==> flow/design.v <==
module Block(clk, en, rst, start, ballx, bally, x, y, hitx, topbotcol, LRcol);
input clk, en, rst, start;
input [9:0] ballx, bally, x, y;
output reg hitx, topbotcol, LRcol;
reg [3:0] S, NS;
parameter
Start = 4'd0,
init = 4'd1,
display = 4'd2,
hit = 4'd3,
tb = 4'd4,
lr = 4'd5;
always@(posedge clk or negedge rst)
begin
    if(rst == 1'b0)
        S <= Start;
    else if(en)
        S <= NS;
end
always@(*)
case(S)
    Start:
        NS = init;
    init:
        NS = display;
    display:
        if((ballx > x && ballx < x + 40 && bally == y) || (ballx > x && ballx < x + 40 && bally == y + 20))
            NS = tb;
        else if((bally > y && bally < y + 20 && (ballx == x || ballx == x + 1)) || (bally > y && bally < y + 20 && (ballx == x + 40 || ballx == x + 39)))
            NS = lr;
		  else
			   NS = display;
	 lr:
		NS = hit;
	 tb:
	   NS = hit;
    hit:
        NS = hit;
    default:
        NS = S;
endcase
always@(posedge clk or negedge rst)
begin
    if(rst == 1'b0)
    begin
        hitx <= 1'b0;
        topbotcol <= 1'b0;
        LRcol <= 1'b0;
    end
    else if(en)
    begin
        case(S)
            init:
				begin
                hitx <= 1'b0;
                topbotcol <= 1'b0;
                LRcol <= 1'b0;
				end
            display:
				begin
					 begin
                    hitx <= 1'b0;
					 end
				end
				tb:
				begin
                   topbotcol <= 1'b1;
                   hitx <= 1'b1;
				end
				lr:
				begin
                   LRcol <= 1'b1;
                   hitx <= 1'b1;
				end
            hit:
				begin
                topbotcol <= 1'b0;
                LRcol <= 1'b0;
                hitx <= 1'd1;
				end
        endcase
    end
end
endmodule
module Ballmove(rst, clk, clk60, start, topbotcol, LRcol, topbotcol2, LRcol2, topbotcol3, LRcol3, topbotcol4, LRcol4, topbotcol5, LRcol5, topbotcol6, LRcol6, topbotcol7, LRcol7, topbotcol8, LRcol8, topbotcol9, LRcol9, topbotcol10, LRcol10, topbotcol11, LRcol11, topbotcol12, LRcol12, topbotcol13, LRcol13, topbotcol14, LRcol14, topbotcol15, LRcol15, topbotcol16, LRcol16, ceilingcol, walcol, padcol, padAng, ballx, bally, L);
input rst, clk, clk60, start,topbotcol, LRcol, topbotcol2, LRcol2, topbotcol3, LRcol3, topbotcol4, LRcol4, topbotcol5, LRcol5, topbotcol6, LRcol6, topbotcol7, LRcol7, topbotcol8, LRcol8, topbotcol9, LRcol9, topbotcol10, LRcol10, topbotcol11, LRcol11, topbotcol12, LRcol12, topbotcol13, LRcol13, topbotcol14, LRcol14, topbotcol15, LRcol15, topbotcol16, LRcol16, padcol, ceilingcol, walcol;
input [2:0] padAng;
output reg [9:0] ballx, bally;
output reg L;
reg [3:0] S, NS;
reg [2:0] movex, movey;
reg UD;
reg [2:0] LR;
parameter
Start = 4'd0,
Startpos = 4'd1,
Startmove = 4'd2,
Move = 4'd3,
SwitchL = 4'd4,
SwitchR = 4'd8,
Switchy = 4'd5,
Padcol = 4'd6,
Done = 4'd7,
Startx = 10'd160,
Starty = 10'd100;
always@(posedge clk or negedge rst)
begin
    if(rst == 1'b0)
        S <= Start;
    else if(clk60)
        S <= NS;
end
always@(*)
begin
    case(S)
        Start:
            NS = Startpos;
        Startpos:
         if(start == 1'b0)
				NS = Startmove;
			else
				NS = Startpos;
		Startmove:
			NS = Move;
		Move:
			if(topbotcol == 1'b1 || topbotcol2 == 1'b1 || topbotcol3 == 1'b1 || topbotcol4 == 1'b1 || topbotcol5 == 1'b1 || topbotcol6 == 1'b1 || topbotcol7 == 1'b1 || topbotcol8 == 1'b1 || topbotcol9 == 1'b1 || topbotcol10 == 1'b1 || topbotcol11 == 1'b1 || topbotcol12 == 1'b1 || topbotcol13 == 1'b1 || topbotcol14 == 1'b1 || topbotcol15 == 1'b1 || topbotcol16 == 1'b1)
				NS = Switchy;
			else
			if(bally == 10'd1)
				NS = Switchy;
			else
			if(ballx == 10'd2)
				NS = SwitchL;
			else
			if(ballx == 10'd1)
				NS = SwitchL;
			else
			if(ballx == 10'd318)
				NS = SwitchR;
			else
			if(ballx == 10'd319)
				NS = SwitchR;
			else
			if(LRcol == 1'b1 || LRcol2 == 1'b1 || LRcol3 == 1'b1 || LRcol4 == 1'b1 || LRcol5 == 1'b1 || LRcol6 == 1'b1 || LRcol7 == 1'b1 || LRcol8 == 1'b1 || LRcol9 == 1'b1 || LRcol10 == 1'b1 || LRcol11 == 1'b1 || LRcol12 == 1'b1 || LRcol13 == 1'b1 || LRcol14 == 1'b1 || LRcol15 == 1'b1 || LRcol16 == 1'b1)
				NS = SwitchL;
			else
			if(padcol == 1'b1)
				NS = Padcol;
			else
			if(bally == 240)
				NS = Done;
			else
				NS = Move;
		Switchy:
			NS = Move;
		SwitchL:
			NS = Move;
		SwitchR:
			NS = Move;
		Padcol:
			NS = Move;
		Done:
			NS = Done;
		default:
			NS = S;
	endcase
end
always@(posedge clk or negedge rst)
begin
	if(rst == 1'b0)
	begin
		ballx <= 10'd160;
		bally <= 10'd100;
		UD <= 1'b0;
		LR <= 3'd0;
		L <= 1'b0;
		movex <= 3'd0;
		movey <= 3'd0;
	end
	else if(clk60)
	begin
		case(S)
			Start: 
			begin
				ballx <= 10'd160;
				bally <= 10'd100;
			end
			Startmove:
			begin
				movex <= 3'd0;
				movey <= 3'd1;
			end
			Move:
			begin
			if(UD == 1'b0 && LR == 3'd0)
			begin
				ballx <= ballx;
				bally <= bally + 1;
			end
			else if(UD == 1'b0 && LR == 3'd1)
			begin
				ballx <= ballx - 1;
				bally <= bally + 1;
			end
			else if(UD == 1'b0 && LR == 3'd2)
			begin
				ballx <= ballx - 2;
				bally <= bally + 1;
			end
			else if(UD == 1'b0 && LR == 3'd3)
			begin
				ballx <= ballx + 1;
				bally <= bally + 1;
			end
			else if(UD == 1'b0 && LR == 3'd4)
			begin
				ballx <= ballx + 2;
				bally <= bally + 1;
			end
			else if(UD == 1'b1 && LR == 3'd0)
			begin
				ballx <= ballx;
				bally <= bally - 1;
			end
			else if(UD == 1'b1 && LR == 3'd1)
			begin
				ballx <= ballx - 1;
				bally <= bally - 1;
			end
			else if(UD == 1'b1 && LR == 3'd2)
			begin
				ballx <= ballx - 2;
				bally <= bally - 1;
			end
			else if(UD == 1'b1 && LR == 3'd3)
			begin
				ballx <= ballx + 1;
				bally <= bally - 1;
			end
			else if(UD == 1'b1 && LR == 3'd4)
			begin
				ballx <= ballx + 2;
				bally <= bally - 1;
			end
			else
			begin
				bally <= ballx;
				bally <= bally;
			end
			end
			Switchy:
			begin
				if(UD == 1'b1)
				begin
					bally <= bally + 2;
					UD <= 1'b0;
				end
				else
				begin
					bally <= bally - 2;
					UD <= 1'b1;
				end
			end
			SwitchL:
			begin
				if(LR == 3'd1)
				begin
					ballx <= ballx + 2;
					LR <= 3'd3;
				end
				else if(LR == 3'd2)
				begin
					ballx <= ballx + 3;
					LR <= 3'd4;
				end
				else
				begin
					LR <= LR;
				end
			end
			SwitchR:
			begin
				if(LR == 3'd3)
				begin
					ballx <= ballx - 2;
					LR <= 3'd1;
				end
				else if(LR == 3'd4)
				begin
					ballx <= ballx - 3;
					LR <= 3'd2;
				end
				else
				begin
					LR <= LR;
				end
			end
			Padcol:
			begin
				bally <= bally - 1;
				UD <= 1'b1;
				case(padAng)
					3'd0:
					begin
						LR <= 3'd2;
					end
					3'd1:
					begin
						LR <= 3'd1;
					end
					3'd2:
					begin
						LR <= 3'd0;
					end
					3'd3:
					begin
						LR <= 3'd3;
					end
					3'd4:
					begin
						LR <= 3'd4;
					end
				endcase
			end
			Done:
			begin
				L <= 1'b1;
			end
		endcase
	end
end
endmodule
module Paddlemove(rst, clk, clk60, L, R, start, ballx, bally, padx, pady, Padcol, PadAng);
input rst, clk, clk60, L, R, start;
input [9:0] ballx, bally;
output reg Padcol;
output reg [2:0] PadAng;
output reg [9:0] padx, pady;
reg [3:0] S,NS;
parameter
PadW = 8'd80,
PadH = 5'd20,
PadStartX = 10'd100,
PadStartY = 10'd200,
ScreenW = 10'd320,
ScreenH = 10'd240,
Start = 4'd0,
Wait = 4'd1,
MoveL = 4'd2,
MoveR = 4'd3;
always@(posedge clk or negedge rst)
begin
    if(rst == 1'b0)
        S <= Start;
    else if(clk60)
        S <= NS;
end
always@(*)
    case(S)
        Start:
            if(start == 1'b0)
                NS = Wait;
            else
                NS = Start;
        Wait:
            if(L == 1'b0)
                NS = MoveL;
            else
            if(R == 1'b0)
                NS = MoveR;
            else
            if(L^~R == 1'b0)
                NS = Wait;
            else
                NS = Wait;
        MoveL:
            if(L == 1'b0)
                NS = MoveL;
            else
                NS = Wait;
        MoveR:
            if(R == 1'b0)
                NS = MoveR;
            else
                NS = Wait;
        default:
            NS = S;
    endcase
always@(posedge clk or negedge rst)
begin
    if(rst == 1'b0)
    begin
        padx <= PadStartX;
        pady <= PadStartY;
        Padcol <= 1'b0;
        PadAng <= 3'd0;
    end
    else if(clk60)
    begin
        case(S)
            Wait:
				begin
                if(ballx > padx && ballx < padx + 17 && bally == pady)
					 begin
                    Padcol <= 1'b1;
                    PadAng <= 3'd0;
					 end
                else
                if(ballx > padx + 16 && ballx < padx + 33 && bally == pady)
					 begin
                    Padcol <= 1'b1;
                    PadAng <= 3'd1;
					 end
                else
                if(ballx > padx + 32 && ballx < padx + 49 && bally == pady)
					 begin
                    Padcol <= 1'b1;
                    PadAng <= 3'd2;
					 end
                else
                if(ballx > padx + 48 && ballx < padx + 65 && bally == pady)
					 begin
                    Padcol <= 1'b1;
                    PadAng <= 3'd3;
					 end
                else
                if(ballx > padx + 64 && ballx < padx + 80 && bally == pady)
					 begin
                    Padcol <= 1'b1;
                    PadAng <= 3'd4;
					 end
                else
					 begin
                    padx <= padx;
                    Padcol <= 1'b0;
					 end
            end
            MoveL:
				begin
                if(ballx > padx && ballx < padx + 17 && bally == pady)
					 begin
                    Padcol <= 1'b1;
                    PadAng <= 3'd0;
					 end
                else
                if(ballx > padx + 16 && ballx < padx + 33 && bally == pady)
					 begin
                    Padcol <= 1'b1;
                    PadAng <= 3'd1;
					 end
                else
                if(ballx > padx + 32 && ballx < padx + 49 && bally == pady)
					 begin
                    Padcol <= 1'b1;
                    PadAng <= 3'd2;
					 end
                else
                if(ballx > padx + 48 && ballx < padx + 65 && bally == pady)
					 begin
                    Padcol <= 1'b1;
                    PadAng <= 3'd3;
					 end
                else
                if(ballx > padx + 64 && ballx < padx + 80 && bally == pady)
					 begin
                    Padcol <= 1'b1;
                    PadAng <= 3'd4;
					 end
                else
                if(padx == 10'd0)
					 begin
                    padx <= padx;
					 end
                else
					 begin
                    padx <= padx - 1;
                    Padcol <= 1'b0;
					 end
				end
            MoveR:
				begin
                if(ballx > padx && ballx < padx + 17 && bally == pady)
					 begin
                    Padcol <= 1'b1;
                    PadAng <= 3'd0;
					 end
                else
                if(ballx > padx + 16 && ballx < padx + 33 && bally == pady)
					 begin
                    Padcol <= 1'b1;
                    PadAng <= 3'd1;
					 end
                else
                if(ballx > padx + 32 && ballx < padx + 49 && bally == pady)
					 begin
                    Padcol <= 1'b1;
                    PadAng <= 3'd2;
					 end
                else
                if(ballx > padx + 48 && ballx < padx + 65 && bally == pady)
					 begin
                    Padcol <= 1'b1;
                    PadAng <= 3'd3;
					 end
                else
                if(ballx > padx + 64 && ballx < padx + 80 && bally == pady)
					 begin
                    Padcol <= 1'b1;
                    PadAng <= 3'd4;
					 end
                else
                if(padx == 10'd240)
					 begin
                    padx <= padx;
					 end
                else
					 begin
                    padx <= padx + 1;
                    Padcol <= 1'b0;
					 end
				end
            endcase
		end
	end
endmodule
module Display(clk, rst, x, y, ballx, bally, paddlex, paddley, block1x, block1y, block2x, block2y, block3x, block3y, block4x, block4y, block5x, block5y, block6x, block6y, block7x, block7y, block8x, block8y, block9x, block9y, block10x, block10y, block11x, block11y, block12x, block12y, block13x, block13y, block14x, block14y, block15x, block15y, block16x, block16y, hit1, hit2, hit3, hit4, hit5, hit6, hit7, hit8, hit9, hit10, hit11, hit12, hit13, hit14, hit15, hit16, start, done, L, W, color);
input clk, rst, start, hit1, hit2, hit3, hit4, hit5, hit6, hit7, hit8, hit9, hit10, hit11, hit12, hit13, hit14, hit15, hit16, done, W, L;
input [9:0] x, y, ballx, bally, paddlex, paddley, block1x, block1y, block2x, block2y, block3x, block3y, block4x, block4y, block5x, block5y, block6x, block6y, block7x, block7y, block8x, block8y, block9x, block9y, block10x, block10y, block11x, block11y, block12x, block12y, block13x, block13y, block14x, block14y, block15x, block15y, block16x, block16y;
output reg [2:0] color;
reg [8:0] shift;
reg [7:0] S, NS;
parameter
Start = 8'd0,
xypos = 8'd1,
black = 8'd2,
colour = 8'd3,
white = 8'd4,
Begin = 8'd5,
Win = 8'd6,
Loss = 8'd7;
always@(posedge clk or negedge rst)
begin
	if(rst == 1'b0)
		S<= Start;
	else 
		S<= NS;
end
always@(*)
begin
case(S)
	Start:
		if(start == 1'b0)
			NS = xypos;
		else
			NS = Start;
	xypos:
		if((x > paddlex && x < paddlex + 80 && y < paddley + 10 && y > paddley) || (x > ballx - 2 && x < ballx + 2 && y > bally - 2 && y < bally + 2) && L == 1'b0 && W == 1'b0)
			NS = black;
		else if(x > block1x && x < block1x + 40 && y > block1y && y < block1y + 20 && hit1 == 1'b0 && L == 1'b0 && W == 1'b0)
			NS = colour;
		else if(x > block2x && x < block2x + 40 && y > block2y && y < block2y + 20 && hit2 == 1'b0 && L == 1'b0 && W == 1'b0)
			NS = colour;
		else if(x > block3x && x < block3x + 40 && y > block3y && y < block3y + 20 && hit3 == 1'b0 && L == 1'b0 && W == 1'b0)
			NS = colour;
		else if(x > block4x && x < block4x + 40 && y > block4y && y < block4y + 20 && hit4 == 1'b0 && L == 1'b0 && W == 1'b0)
			NS = colour;
		else if(x > block5x && x < block5x + 40 && y > block5y && y < block5y + 20 && hit5 == 1'b0 && L == 1'b0 && W == 1'b0)
			NS = colour;
		else if(x > block6x && x < block6x + 40 && y > block6y && y < block6y + 20 && hit6 == 1'b0 && L == 1'b0 && W == 1'b0)
			NS = colour;
		else if(x > block7x && x < block7x + 40 && y > block7y && y < block7y + 20 && hit7 == 1'b0 && L == 1'b0 && W == 1'b0)
			NS = colour;
		else if(x > block8x && x < block8x + 40 && y > block8y && y < block8y + 20 && hit8 == 1'b0 && L == 1'b0 && W == 1'b0)
			NS = colour;
		else if(x > block9x && x < block9x + 40 && y > block9y && y < block9y + 20 && hit9 == 1'b0 && L == 1'b0 && W == 1'b0)
			NS = colour;
		else if(x > block10x && x < block10x + 40 && y > block10y && y < block10y + 20 && hit10 == 1'b0 && L == 1'b0 && W == 1'b0)
			NS = colour;
		else if(x > block11x && x < block11x + 40 && y > block11y && y < block11y + 20 && hit11 == 1'b0 && L == 1'b0 && W == 1'b0)
			NS = colour;
		else if(x > block12x && x < block12x + 40 && y > block12y && y < block12y + 20 && hit12 == 1'b0 && L == 1'b0 && W == 1'b0)
			NS = colour;
		else if(x > block13x && x < block13x + 40 && y > block13y && y < block13y + 20 && hit13 == 1'b0 && L == 1'b0 && W == 1'b0)
			NS = colour;
		else if(x > block14x && x < block14x + 40 && y > block14y && y < block14y + 20 && hit14 == 1'b0 && L == 1'b0 && W == 1'b0)
			NS = colour;
		else if(x > block15x && x < block15x + 40 && y > block15y && y < block15y + 20 && hit15 == 1'b0 && L == 1'b0 && W == 1'b0)
			NS = colour;
		else if(x > block16x && x < block16x + 40 && y > block16y && y < block16y + 20 && hit16 == 1'b0 && L == 1'b0 && W == 1'b0)
			NS = colour;
		else if(L == 1'b1)
			NS = Loss;
		else if(W == 1'b1)
			NS = Win;
		else 
			NS = white;
	black:
		NS = xypos;
	colour:
		NS = xypos;
	white:
		NS = xypos;
	Win:
		NS = xypos;
	Loss:
		NS = xypos;
	default:
		NS = S;
endcase
end
always@(posedge clk or negedge rst)
begin
	if(rst == 1'b0)
	begin
		color <= 3'b111;
	end
	else
	begin
		case (S)
			Start:
			begin
			color <= 3'b000;
			end
			black:
			begin
			color <= 3'b001;
			end
			colour:
			begin
			color <= 3'b010;
			end
			white:
			begin
			color <= 3'b011;
			end
			Win:
			begin
			color <= 3'b100;
			end
			Loss:
			begin
			color <= 3'b101;
			end
			default:
			begin
			color <= 3'b111;
			end
		endcase
	end
end
endmodule
module BreakoutControl(clk_50, strt, rst, L, R, tick, color, pix_x, pix_y, ball_x, ball_y, pad_x, bricks, win, lose);
input clk_50;
input strt, rst, L, R;
input tick;
output [2:0] color;
output [8:0] pix_x;
output [7:0] pix_y;
output [9:0] ball_x;
output [9:0] ball_y;
output [9:0] pad_x;
output [15:0] bricks;
output win, lose;
parameter 
Start = 4'd0,
Play = 4'd1,
Win = 4'd2,
Lose = 4'd3,
block1x = 10'd1,
block1y = 10'd50,
block2x = 10'd41,
block2y = 10'd50,
block3x = 10'd81,
block3y = 10'd50,
block4x = 10'd121,
block4y = 10'd50,
block5x = 10'd161,
block5y = 10'd50,
block6x = 10'd201,
block6y = 10'd50,
block7x = 10'd241,
block7y = 10'd50,
block8x = 10'd281,
block8y = 10'd50,
block9x = 10'd1,
block9y = 10'd19,
block10x = 10'd41,
block10y = 10'd19,
block11x = 10'd81,
block11y = 10'd19,
block12x = 10'd121,
block12y = 10'd19,
block13x = 10'd161,
block13y = 10'd19,
block14x = 10'd201,
block14y = 10'd19,
block15x = 10'd241,
block15y = 10'd19,
block16x = 10'd281,
block16y = 10'd19;
wire [2:0] color;
reg [3:0] S,NS;
reg W, done, start_state, ph25; 
reg [9:0] x, y;
wire [9:0] ballx, bally, padx, pady;
wire [2:0] PadAng;
wire padcol, topbotcol, LRcol, topbotcol2, LRcol2, topbotcol3, LRcol3, topbotcol4, LRcol4, topbotcol5, LRcol5, topbotcol6, LRcol6, topbotcol7, LRcol7, topbotcol8, LRcol8, topbotcol9, LRcol9, topbotcol10, LRcol10, topbotcol11, LRcol11, topbotcol12, LRcol12, topbotcol13, LRcol13, topbotcol14, LRcol14, topbotcol15, LRcol15, topbotcol16, LRcol16, ceilingcol, walcol, Lo;
wire Hit1, Hit2, Hit3, Hit4, Hit5, Hit6, Hit7, Hit8, Hit9, Hit10, Hit11, Hit12, Hit13, Hit14, Hit15, Hit16;
wire clk60;
assign clk60 = tick;
Paddlemove pad(rst, clk_50, clk60, L, R, strt, ballx, bally, padx, pady, padcol, PadAng);
Block blk1(clk_50, clk60, rst, strt, ballx, bally, block1x, block1y, Hit1, topbotcol, LRcol);
Block blk2(clk_50, clk60, rst, strt, ballx, bally, block2x, block2y, Hit2, topbotcol2, LRcol2);
Block blk3(clk_50, clk60, rst, strt, ballx, bally, block3x, block3y, Hit3, topbotcol3, LRcol3);
Block blk4(clk_50, clk60, rst, strt, ballx, bally, block4x, block4y, Hit4, topbotcol4, LRcol4);
Block blk5(clk_50, clk60, rst, strt, ballx, bally, block5x, block5y, Hit5, topbotcol5, LRcol5);
Block blk6(clk_50, clk60, rst, strt, ballx, bally, block6x, block6y, Hit6, topbotcol6, LRcol6);
Block blk7(clk_50, clk60, rst, strt, ballx, bally, block7x, block7y, Hit7, topbotcol7, LRcol7);
Block blk8(clk_50, clk60, rst, strt, ballx, bally, block8x, block8y, Hit8, topbotcol8, LRcol8);
Block blk9(clk_50, clk60, rst, strt, ballx, bally, block9x, block9y, Hit9, topbotcol9, LRcol9);
Block blk10(clk_50, clk60, rst, strt, ballx, bally, block10x, block10y, Hit10, topbotcol10, LRcol10);
Block blk11(clk_50, clk60, rst, strt, ballx, bally, block11x, block11y, Hit11, topbotcol11, LRcol11);
Block blk12(clk_50, clk60, rst, strt, ballx, bally, block12x, block12y, Hit12, topbotcol12, LRcol12);
Block blk13(clk_50, clk60, rst, strt, ballx, bally, block13x, block13y, Hit13, topbotcol13, LRcol13);
Block blk14(clk_50, clk60, rst, strt, ballx, bally, block14x, block14y, Hit14, topbotcol14, LRcol14);
Block blk15(clk_50, clk60, rst, strt, ballx, bally, block15x, block15y, Hit15, topbotcol15, LRcol15);
Block blk16(clk_50, clk60, rst, strt, ballx, bally, block16x, block16y, Hit16, topbotcol16, LRcol16);
Ballmove ball(rst, clk_50, clk60, strt, topbotcol, LRcol, topbotcol2, LRcol2, topbotcol3, LRcol3, topbotcol4, LRcol4, topbotcol5, LRcol5, topbotcol6, LRcol6, topbotcol7, LRcol7, topbotcol8, LRcol8, topbotcol9, LRcol9, topbotcol10, LRcol10, topbotcol11, LRcol11, topbotcol12, LRcol12, topbotcol13, LRcol13, topbotcol14, LRcol14, topbotcol15, LRcol15, topbotcol16, LRcol16, ceilingcol, walcol, padcol, PadAng, ballx, bally, Lo);
Display dis(clk_50, rst, x, y, ballx, bally, padx, pady, block1x, block1y, block2x, block2y, block3x, block3y, block4x, block4y, block5x, block5y, block6x, block6y, block7x, block7y, block8x, block8y, block9x, block9y, block10x, block10y, block11x, block11y, block12x, block12y, block13x, block13y, block14x, block14y, block15x, block15y, block16x, block16y, Hit1, Hit2, Hit3, Hit4, Hit5, Hit6, Hit7, Hit8, Hit9, Hit10, Hit11, Hit12, Hit13, Hit14, Hit15, Hit16, strt, done, Lo, W, color);
assign pix_x = x[8:0];
assign pix_y = y[7:0];
assign ball_x = ballx;
assign ball_y = bally;
assign pad_x = padx;
assign bricks = {Hit16, Hit15, Hit14, Hit13, Hit12, Hit11, Hit10, Hit9, Hit8, Hit7, Hit6, Hit5, Hit4, Hit3, Hit2, Hit1};
assign win = W;
assign lose = Lo;
always @(posedge clk_50 or negedge rst) begin
	if (rst == 1'b0) begin
		ph25 <= 0;
	end else begin
		ph25 <= ~ph25;
	end
end
always @(posedge clk_50 or negedge rst) begin
	if (rst == 1'b0) begin
		x <= 0;
		y <= 0;
	end else if (ph25 == 1'b0) begin
		if (x == 10'd320) begin
			x <= 0;
			if (y == 10'd240) begin
				y <= 0;
			end else begin
				y <= y + 10'd1;
			end
		end else begin
			x <= x + 10'd1;
		end
	end
end
always@(posedge clk_50 or negedge rst)
begin
	if(rst == 1'b0)
		S<= Start;
	else 
		S<= NS;
end
always@(*)
begin
case(S)
	Start:
		if(strt == 1'b0)
			NS = Play;
		else 
			NS = Start;
	Play:
		if(Hit1 == 1'b1 && Hit2 == 1'b1 && Hit3 == 1'b1 && Hit4 == 1'b1 && Hit5 == 1'b1 && Hit6 == 1'b1 && Hit7 == 1'b1 && Hit8 == 1'b1 && Hit9 == 1'b1 && Hit10 == 1'b1 && Hit11 == 1'b1 && Hit12 == 1'b1 && Hit13 == 1'b1 && Hit14 == 1'b1 && Hit15 == 1'b1 && Hit16 == 1'b1)
			NS = Win;
		else 
			if(Lo == 1'b1)
				NS = Lose;
			else
			NS = Play;
	Win:
		NS = Win;
	Lose: 
		NS = Lose;
	default:
		NS = S;
endcase
end
always@(posedge clk_50 or negedge rst)
begin
	if(rst == 1'b0)
	begin 
		done <= 1'b0;
		W <= 1'b0;
		start_state <= 1'b1;
	end
	else 
	begin
		case (S)
			Start:
			begin
				done <= 1'b0;
				W <= 1'b0;
			end
			Win:
			begin
				W <= 1'b1;
			end
		endcase
	end
end
endmodule	
# From RTL to reports: BreakoutControl
# Tool output for the design above, in the order of the flow.
# Lines are those of the file above, counted from 1.
# Operators carry their Yosys type and port widths (W data, S select, Z words).
# Library cell names are shortened.
# The mark -- stands for no value.
[setup]
top_module = "BreakoutControl"
clock = "clk_50"
library = "sky130hd"
lib_corner = "tt_025C_1v80"

# Word level
# Source: Yosys, flattened and elaborated, memories not mapped. Widths are those after wreduce. Registers that Yosys merges into a memory's read port (data or address) are not register bits. Print and check cells do not count.
[word_totals]
regBits = 196
wordCells = 1069
[op_classes]
reduce_and_logical = 508
n_eq = 167
n_cmp = 58
logic = 20
add_sub_neg = 23
n_mux = 212
[op_table]
columns = ["operator", "count"]
rows = [
  ["$mux W10", 39],
  ["$pmux W4 S4", 18],
  ["$logic_and A1 B1 Y1", 205],
  ["$gt A10 B32 Y1", 6],
  ["$lt A10 B32 Y1", 6],
  ["$eq A4 B2 Y1 const B", 38],
  ["$eq A4 B3 Y1 const B", 36],
  ["$mux W8", 18],
  ["$reduce_and A2 Y1", 69],
  ["$eq A10 B8 Y1 const B", 13],
  ["$reduce_bool A2 Y1", 51],
  ["$mux W4", 25],
  ["$pmux W1 S2", 50],
  ["$mux W3", 27],
  ["$eq A10 B9 Y1 const B", 8],
  ["$reduce_bool A4 Y1", 20],
  ["$pmux W10 S4", 2],
  ["$logic_or A1 B1 Y1", 79],
  ["$eq A4 B1 Y1 const B", 19],
  ["$logic_not A4 Y1", 19],
  ["$eq A10 B7 Y1 const B", 7],
  ["$gt A10 B8 Y1 const B", 7],
  ["$lt A10 B8 Y1 const B", 7],
  ["$reduce_or A2 Y1", 32],
  ["$lt A10 B7 Y1 const B", 6],
  ["$reduce_or A3 Y1", 17],
  ["$add A10 B1 Y10 const B", 5],
  ["$eq A10 B6 Y1 const B", 5],
]
# Other operator kinds: 55; their cells: 154.

# Depth
# Depth = most cells in a row (Yosys ltp): at word level without a register or memory, in the mapped netlist without a sequential cell, where the memories' decode and read muxes count.
[depth]
depth_word = 25
abc_area = 1
ltp_mapped = 21
mapped_depth_nobuf = 21

# Mapped cells and area
# Yosys stat after the flow's synthesis: flattened, memories mapped to cells. It holds for the ABC_AREA given above (unset counts as 0); a run with the other value may have another netlist.
[mapped]
mapped_area_um2 = 18416.4
flip_flops = 235
stdcells = 2550
[by_type]
columns = ["type", "count", "type_area_um2"]
rows = [
  ["dfrtp_1", 202, 5.05E+03],
  ["nand2_1", 599, 2.25E+03],
  ["ha_1", 154, 1.93E+03],
  ["inv_1", 302, 1.13E+03],
  ["a21oi_1", 186, 930.893],
  ["nor2_1", 234, 878.342],
  ["dfstp_2", 33, 867.082],
  ["nand3_1", 160, 800.768],
  ["xor2_1", 76, 665.638],
  ["o21ai_0", 115, 575.552],
  ["buf_4", 44, 330.317],
  ["nand4_1", 48, 300.288],
  ["o21ai_1", 37, 185.178],
  ["nor3_1", 35, 175.168],
  ["o2111ai_1", 19, 166.41],
  ["nor2_4", 13, 146.39],
  ["o211ai_1", 17, 127.622],
  ["clkbuf_1", 31, 116.362],
]
# Not listed: further types 52, cells in them 245.

# Timing after synthesis
# OpenSTA on the mapped netlist: ideal clock, no wires. The path of least setup slack (recovery checks aside). Input and output delay are each 20% of the period. Register names are those of the netlist, which keeps one name where synthesis merged equal registers.
[synth_timing]
path_type = "flip-flop to flip-flop"
start = "register pad.padx[6]"
end = "register pad.padx[0]"
setup_slack_ns = 7.011
launch_ns = 0.000
delay_ns = 2.989
t_arrival_ns = 2.871
setup_time_ns = 0.118
path_stages = 18
clock_period_ns = 10.0
required_time_ns = 9.882
n_path_buf = 2
period_less_setup_slack_ns = 2.989
# "delay_ns" = arrival - input delay + setup time.
# "path_stages" counts driving pins, that of a launching flip-flop among them; a cell with two outputs on the path counts twice.
# "period_less_setup_slack_ns" is the clock period less the worst setup slack; recovery checks do not enter. This is arithmetic on one report: input and output delays are still those of the set period (20% each).
# The rows between start and end are the longest chain of elaborated cells between them; the timing report does not say that the signal goes this way. Where chains are equally long, one stands for them.
# Each line given opens the expression or statement behind the cell; cells for indexed reads and writes are added by Yosys, which also makes memories of some case tables.
# A register here has more assigning lines than the two given.
[synth_via]
path_cell_list = "dfstp_2 clkbuf_1 inv_1 ha_1 nand2_1 o21ai_1 xor2_1 ha_1 a21oi_1 o21a_1 nand2_1 a21oi_4 nand3_2 nand2_2 nand2_4 buf_6 nand4_1 nand2_1"
elab_chain_len = 10
cone_cells = 57
cone_classes = "add/sub: 9; compare: 10; eq/ne: 13; mux: 13; reduce/logical: 12"
[synth_lines]
columns = ["item", "line_no", "rtl"]
rows = [
  ["start, declared", 338, "output reg [9:0] padx, pady;"],
  ["start, assigned", 393, "padx <= PadStartX;"],
  ["start, assigned", 434, "padx <= padx;"],
  ["$add A10 B7 Y11", 506, "if(ballx > padx + 64 && ballx < padx + 80 && bally == pady)"],
  ["$gt A10 B32 Y1", 506, ""],
  ["$logic_and A1 B1 Y1 (2 in a row)", 506, ""],
  ["$mux W10", 506, ""],
  ["$mux W10", 500, "if(ballx > padx + 48 && ballx < padx + 65 && bally == pady)"],
  ["$mux W10", 494, "if(ballx > padx + 32 && ballx < padx + 49 && bally == pady)"],
  ["$mux W10", 488, "if(ballx > padx + 16 && ballx < padx + 33 && bally == pady)"],
  ["$mux W10", 482, "if(ballx > padx && ballx < padx + 17 && bally == pady)"],
  ["$pmux W10 S2", 400, "case(S)"],
  ["end, assigned", 393, ""],
  ["end, assigned", 434, ""],
  ["end, declared", 338, ""],
]

# Worst path after layout
# From the final timing report of stored run 1: the path of least setup slack in the routed layout; clock arrival at registers is part of the times.
[layout_timing]
path_type = "flip-flop to flip-flop"
start = "register ball.ballx[4]"
end = "register dis.S"
path_stages = 16
n_path_buf = 0
t_arrival_ns = 4.43
setup_time_ns = 0.06
required_time_ns = 5.65
setup_slack_ns = 1.22
launch_ns = 0.59
clock_period_ns = 5.13
# Where an end lacks its bit number, it is one bit of the signal, or one of the new flip-flops if synthesis recoded a state register.
# A register here has more assigning lines than the two given.
[layout_via]
path_cell_list = "dfrtp_1 inv_1 nand2_1 nor2_1 nand2_1 xor2_1 ha_1 a21oi_1 o21ai_0 a21oi_1 o21ai_0 nand2_1 nor2_1 nand3_1 nand3_2 nor2_1"
[layout_lines]
columns = ["item", "line_no", "rtl"]
rows = [
  ["start, declared", 88, "output reg [9:0] ballx, bally;"],
  ["start, assigned", 197, "ballx <= ballx;"],
  ["start, assigned", 202, "ballx <= ballx - 1;"],
  ["end, assigned", 544, "S<= Start;"],
  ["end, assigned", 546, "S<= NS;"],
  ["end, declared", 531, "reg [7:0] S, NS;"],
]
# No chain of elaborated cells between the ends is given.

# Settings and measured results of 6 stored flow runs for module BreakoutControl (sky130hd), not sorted in any way. The constraints put input and output delay at 20% of the set period each and load the outputs with 0.01 pF.
# "design_power_w" rests on the timing tool's default activity at the inputs, not on a simulated workload.

[[run]]
name = "stored run 1"
[run.settings]
ABC_AREA = 1
CAP_MARGIN = 5
CELL_PAD_IN_SITES_GLOBAL_PLACEMENT = 2
CORE_ASPECT_RATIO = 1.8
CORE_UTILIZATION = 33
CTS_CLUSTER_SIZE = 83
GPL_ROUTABILITY_DRIVEN = 1
MIN_ROUTING_LAYER = "met2"
PLACE_DENSITY_LB_ADDON = 0.06
SLEW_MARGIN = 0
TNS_END_PERCENT = 60
period_ns = 5.13
CORE_MARGIN = 2
[run.results]
yosys.chip_area_um2 = 18416.4
cell_area_final_um2 = 20459.6
die_footprint_um2 = 57794.9
design_power_w = 0.00928
fin_ws_ns = 1.222

[[run]]
name = "stored run 2"
[run.settings]
ABC_AREA = 1
CAP_MARGIN = 5
CORE_UTILIZATION = 31
CTS_CLUSTER_DIAMETER = 325
CTS_CLUSTER_SIZE = 41
GPL_ROUTABILITY_DRIVEN = 1
MAX_ROUTING_LAYER = "met5"
MIN_ROUTING_LAYER = "met2"
PLACE_DENSITY_LB_ADDON = 0.04
TNS_END_PERCENT = 60
period_ns = 2.94
CORE_MARGIN = 2
SLEW_MARGIN = 20
[run.results]
cell_area_final_um2 = 22213.8
yosys.chip_area_um2 = 18416.4
design_power_w = 0.016841
fin_ws_ns = -0.027
die_footprint_um2 = 61372.6

[[run]]
name = "stored run 3"
[run.settings]
CORE_ASPECT_RATIO = 1.93
CORE_MARGIN = 8
CORE_UTILIZATION = 35
GPL_ROUTABILITY_DRIVEN = 0
GPL_TIMING_DRIVEN = 1
HOLD_SLACK_MARGIN = 0.22
PLACE_DENSITY = 0.65
SLEW_MARGIN = 40
period_ns = 8.2
CAP_MARGIN = 20
[run.results]
cell_area_final_um2 = 19220.9
die_footprint_um2 = 57330.6
design_power_w = 0.005447
yosys.chip_area_um2 = 17346.6
fin_ws_ns = 3.460

[[run]]
name = "stored run 4"
[run.settings]
ABC_AREA = 1
CAP_MARGIN = 30
SLEW_MARGIN = 25
TNS_END_PERCENT = 5
period_ns = 6.76
CORE_MARGIN = 2
CORE_UTILIZATION = 40
[run.results]
yosys.chip_area_um2 = 18416.4
cell_area_final_um2 = 20402.1
die_footprint_um2 = 47772.8
design_power_w = 0.006753
fin_ws_ns = 3.146

[[run]]
name = "stored run 5"
[run.settings]
ABC_AREA = 1
CORE_ASPECT_RATIO = 1.9
CORE_UTILIZATION = 55
GPL_TIMING_DRIVEN = 1
MAX_ROUTING_LAYER = "met4"
MIN_ROUTING_LAYER = "met1"
PLACE_DENSITY_LB_ADDON = 0.13
SETUP_SLACK_MARGIN = 0.26
SLEW_MARGIN = 25
period_ns = 5.16
CAP_MARGIN = 20
CORE_MARGIN = 2
[run.results]
fin_ws_ns = 1.412
design_power_w = 0.008835
die_footprint_um2 = 35040.7
yosys.chip_area_um2 = 18416.4
cell_area_final_um2 = 19989.2

[[run]]
name = "stored run 6"
[run.settings]
CAP_MARGIN = 5
CORE_UTILIZATION = 31
CTS_CLUSTER_DIAMETER = 325
CTS_CLUSTER_SIZE = 41
GPL_ROUTABILITY_DRIVEN = 1
MAX_ROUTING_LAYER = "met5"
PLACE_DENSITY_LB_ADDON = 0.04
TNS_END_PERCENT = 60
period_ns = 2.94
CORE_MARGIN = 2
SLEW_MARGIN = 20
[run.results]
design_power_w = 0.017211
fin_ws_ns = -0.420
die_footprint_um2 = 57864.3
yosys.chip_area_um2 = 17346.6
cell_area_final_um2 = 21830.9
